==> flow/design.v <==
module RegFile(  
   input clk,
   input reset,
   input [3:0] A1,
   input [3:0] A2,
   input [3:0] A3,    
   input [31:0] WD3,  
   input RegWrite,    
   input [31:0] PCPlus8,    
   output [31:0] RD1,    
   output [31:0] RD2    
   );
   reg[31:0] R[15:0]; 
   integer i;
   always @ (posedge clk or posedge reset)
   begin   
         if (reset) 
         begin
            for (i=0; i<16 ;i=i+1)
            begin
				R[i] <= 32'b0;
            end
         end
         else 
         begin         
            if(RegWrite == 1'b1) begin  
               R[A3] <= WD3;
            end
            R[15] <= PCPlus8;
         end
   end
   assign RD1 = R[A1];
   assign RD2 = R[A2];
endmodule
Step by step through the tools: RegFile. Tool output for the design above, in the order of the flow. Line numbers count from 1 in the design file above. Operators carry their Yosys type and port widths (W data, S select, Z words). Library cell names are shortened. A cell with - has no value.

Top module: RegFile. Clock: clk. Library: sky130hd. Corner: tt_025C_1v80.

After elaboration. Yosys after proc, flatten, opt, wreduce and memory -nomap, before mapping. Enables and synchronous resets that opt folds into registers are not counted as muxes. Print and check cells are not counted. Equal cells are merged and count once.

For equality and inequality tests the number is 44. For muxes and demuxes the number is 2. The figure for reduce/logical cells is 18.

Operators with widths (count): $pmux W32 S16 (2); $eq A4 B4 Y1 const B (23); $eq A4 B3 Y1 const B (12); $reduce_and A2 Y1 (15); $eq A4 B2 Y1 const B (6); $eq A4 B1 Y1 const B (3); $logic_not A4 Y1 (3).

The figure for flip-flop bits (word level) is 512. Word-level cells: 80.

Longest topological paths. Depth = most cells in a row (Yosys ltp): at word level without a register or memory, in the mapped netlist without a sequential cell, where the memories' decode and read muxes count.

Under word-level depth stands 2. The figure for ABC_AREA is 1. Under depth in mapped cells stands 10. Under depth with buffers taken out stands 8.

Mapped cells and area. Yosys stat after the flow's synthesis: flattened, memories mapped to cells. It holds for the ABC_AREA given above (unset counts as 0); a run with the other value may have another netlist. The area totals of this step are shown rounded.

Cells by type: dfrtp_1 (count 512, total area 1.28E+04 µm²); nand2_1 (count 1326, total area 4.98E+03 µm²); nand3_1 (count 834, total area 4.17E+03 µm²); o21ai_0 (count 480, total area 2.4E+03 µm²); inv_1 (count 241, total area 904.618 µm²); nor2_1 (count 217, total area 814.531 µm²); clkbuf_1 (count 180, total area 675.648 µm²); buf_2 (count 89, total area 445.427 µm²); buf_1 (count 25, total area 93.84 µm²); buf_4 (count 7, total area 52.55 µm²); nand2_2 (count 8, total area 50.048 µm²); nand3_2 (count 2, total area 20.019 µm²); nor2_2 (count 2, total area 12.512 µm²); nor3_1 (count 2, total area 10.01 µm²); inv_2 (count 2, total area 7.507 µm²).

Cell count: 3927. Chip area (Yosys): 27500 µm². For mapped flip-flops the number is 512. The entry for buffer cells reads 301.

Path before layout. OpenSTA on the mapped netlist: ideal clock, no wires. The path of least setup slack (recovery checks aside). Input and output delay are each 20% of the period. Register names are those of the netlist, which keeps one name where synthesis merged equal registers.

Kind: input port to output port. From: in A1[3]. To: out RD1[16]. Under clock period stands 6.0 ns. Input delay: 1.200 ns. For launch time at the first pin the number is 1.200 ns. For data arrival time the number is 2.198 ns. The entry for data required time reads 4.800 ns. For slack the number is 2.602 ns. The figure for delay of the path is 0.998 ns. The entry for stages on the path reads 9. The figure for synthesis period reached is 3.398 ns.

"delay of the path" is the arrival time less input delay plus setup time. A path that ends at an output port has no setup time. "stages on the path" counts driving pins, that of a launching flip-flop among them; a cell with two outputs on the path counts twice. "synthesis period reached" is the clock period less the worst setup slack; recovery checks do not enter. This is arithmetic on one report: input and output delays are still those of the set period (20% each). The rows between start and end are the longest chain of elaborated cells between them; the timing report does not say that the signal goes this way. Where chains are equally long, one stands for them. A line is the first line of the expression or statement that the cell stems from. Yosys adds cells for indexed reads and writes and turns some case tables into memories.

Path through: nor2_1 -> buf_2 -> buf_2 -> nand3_1 -> nand2_1 -> inv_1 -> nand2_1 -> nor2_1 -> nand3_1. The entry for cells in the longest elaborated chain reads 2.

RTL lines, path post-synthesis: from (decl) (line 4) `input [3:0] A1,`; $eq A4 B4 Y1 (line 32) `assign RD1 = R[A1];`; $pmux W32 S16 (line 32); to (decl) (line 10) `output [31:0] RD1,`.

Timing after layout. Path of least setup slack in the final report of run 1 (OpenROAD, finished layout, wires in). Where an end is a register, its clock arrival counts in the times.

Kind: input port to output port. From: in A2[1]. To: out RD2[0]. Under clock period stands 6.29 ns. Input delay: 1.26 ns. For launch time at the first pin the number is 1.26 ns. For data arrival time the number is 4.24 ns. The entry for data required time reads 5.03 ns. For slack the number is 0.79 ns. The entry for stages on the path reads 11.

The rows between start and end are the longest chain of elaborated cells between them; the timing report does not say that the signal goes this way. Where chains are equally long, one stands for them.

Path through: clkdlybuf4s50_1 -> nand2_1 -> clkinv_2 -> buf_12 -> nand3_1 -> nand2_1 -> inv_1 -> nand2_1 -> nor2_1 -> nand3_1 -> clkdlybuf4s50_1. The entry for cells in the longest elaborated chain reads 2.

RTL lines, path post-layout: from (decl) (line 5) `input [3:0] A2,`; $eq A4 B4 Y1 (line 33) `assign RD2 = R[A2];`; $pmux W32 S16 (line 33); to (decl) (line 11) `output [31:0] RD2`.

Measured data: module RegFile, platform sky130hd, 2 stored runs of the flow under differing settings, order arbitrary. Input and output delays are each 20% of the period that was set; the output load is 0.01 pF. "achieved period" means the clock period less the worst setup slack. The figure is calculated, with input and output delays left at 20% of the set period. "time of the worst setup path" means the part of the period allowed to the worst setup path (the constraints hold back 20% at inputs and 20% at outputs) less its slack; where the path has registers, the arrival times of their clocks count too. "power": no workload was simulated; the value follows from the tool's default switching activity. Results are given in rounded form.

Files of run 1:
==> flow/run.sh <==
#!/bin/bash
# the make line also repeats the synthesis and layout settings of config.mk as NAME=value (left out here)
make -C /OpenROAD-flow-scripts/flow DESIGN_CONFIG=/design/flow/config.mk WORK_HOME=/design/flow/orfs CLKGATE_MAP_FILE= finish
==> flow/config.mk <==
export PLATFORM = sky130hd
export DESIGN_NAME = RegFile
export DESIGN_NICKNAME = RegFile
export VERILOG_FILES = /design/flow/design.v
export SDC_FILE = /design/flow/constraint.sdc
export NUM_CORES = 4
export LEC_CHECK = 0
export ABC_AREA = 1
export CAP_MARGIN = 20
export CORE_ASPECT_RATIO = 0.7
export CORE_MARGIN = 5
export CORE_UTILIZATION = 25
export GPL_TIMING_DRIVEN = 1
export HOLD_SLACK_MARGIN = 0.03
export MAX_ROUTING_LAYER = met5
export PLACE_DENSITY = 0.37
export SLEW_MARGIN = 30
export TNS_END_PERCENT = 100
==> flow/constraint.sdc <==
create_clock -name core_clock -period 6.29 [get_ports {clk}]
set_input_delay 1.2580 -clock core_clock [delete_from_list [all_inputs] [get_ports {clk}]]
set_output_delay 1.2580 -clock core_clock [all_outputs]
set_load 0.01 [all_outputs]

Results of run 1. For the time of the worst setup path the run shows 2.98 ns. Worst setup path type: input port to output port. The power is 9840 uW. The full die area is 117000 µm². The worst hold slack after layout is 0.509 ns. The setup slack of the worst path stands at 0.789 ns. The measured setup total negative slack is 0.000 ns. For the Yosys chip area after synthesis the run shows 27500 µm². For the achieved period the run shows 5.501 ns. The area of the standard cells in the finished layout comes to 32900 µm². The utilization stands at 30.3 %.

Files of run 2:
==> flow/run.sh <==
#!/bin/bash
# the make line also repeats the synthesis and layout settings of config.mk as NAME=value (left out here)
make -C /OpenROAD-flow-scripts/flow DESIGN_CONFIG=/design/flow/config.mk WORK_HOME=/design/flow/orfs CLKGATE_MAP_FILE= finish
==> flow/config.mk <==
export PLATFORM = sky130hd
export DESIGN_NAME = RegFile
export DESIGN_NICKNAME = RegFile
export VERILOG_FILES = /design/flow/design.v
export SDC_FILE = /design/flow/constraint.sdc
export NUM_CORES = 4
export LEC_CHECK = 0
export ABC_AREA = 0
export CAP_MARGIN = 20
export CELL_PAD_IN_SITES_DETAIL_PLACEMENT = 2
export CELL_PAD_IN_SITES_GLOBAL_PLACEMENT = 2
export CORE_ASPECT_RATIO = 1.81
export CORE_MARGIN = 10
export CORE_UTILIZATION = 25
export CTS_CLUSTER_DIAMETER = 230
export GPL_TIMING_DRIVEN = 1
export HOLD_SLACK_MARGIN = 0.3
export MAX_ROUTING_LAYER = met4
export PLACE_DENSITY = 0.37
export SLEW_MARGIN = 30
export TNS_END_PERCENT = 100
==> flow/constraint.sdc <==
create_clock -name core_clock -period 4.37 [get_ports {clk}]
set_input_delay 0.8740 -clock core_clock [delete_from_list [all_inputs] [get_ports {clk}]]
set_output_delay 0.8740 -clock core_clock [all_outputs]
set_load 0.01 [all_outputs]

Results of run 2. For the time of the worst setup path the run shows 2.43 ns. Worst setup path type: input port to output port. The power is 15500 uW. The full die area is 122000 µm². The worst hold slack after layout is 0.523 ns. The setup slack of the worst path stands at 0.189 ns. The measured setup total negative slack is 0.000 ns. For the Yosys chip area after synthesis the run shows 27100 µm². For the achieved period the run shows 4.181 ns. The area of the standard cells in the finished layout comes to 33600 µm². The utilization stands at 31.2 %.
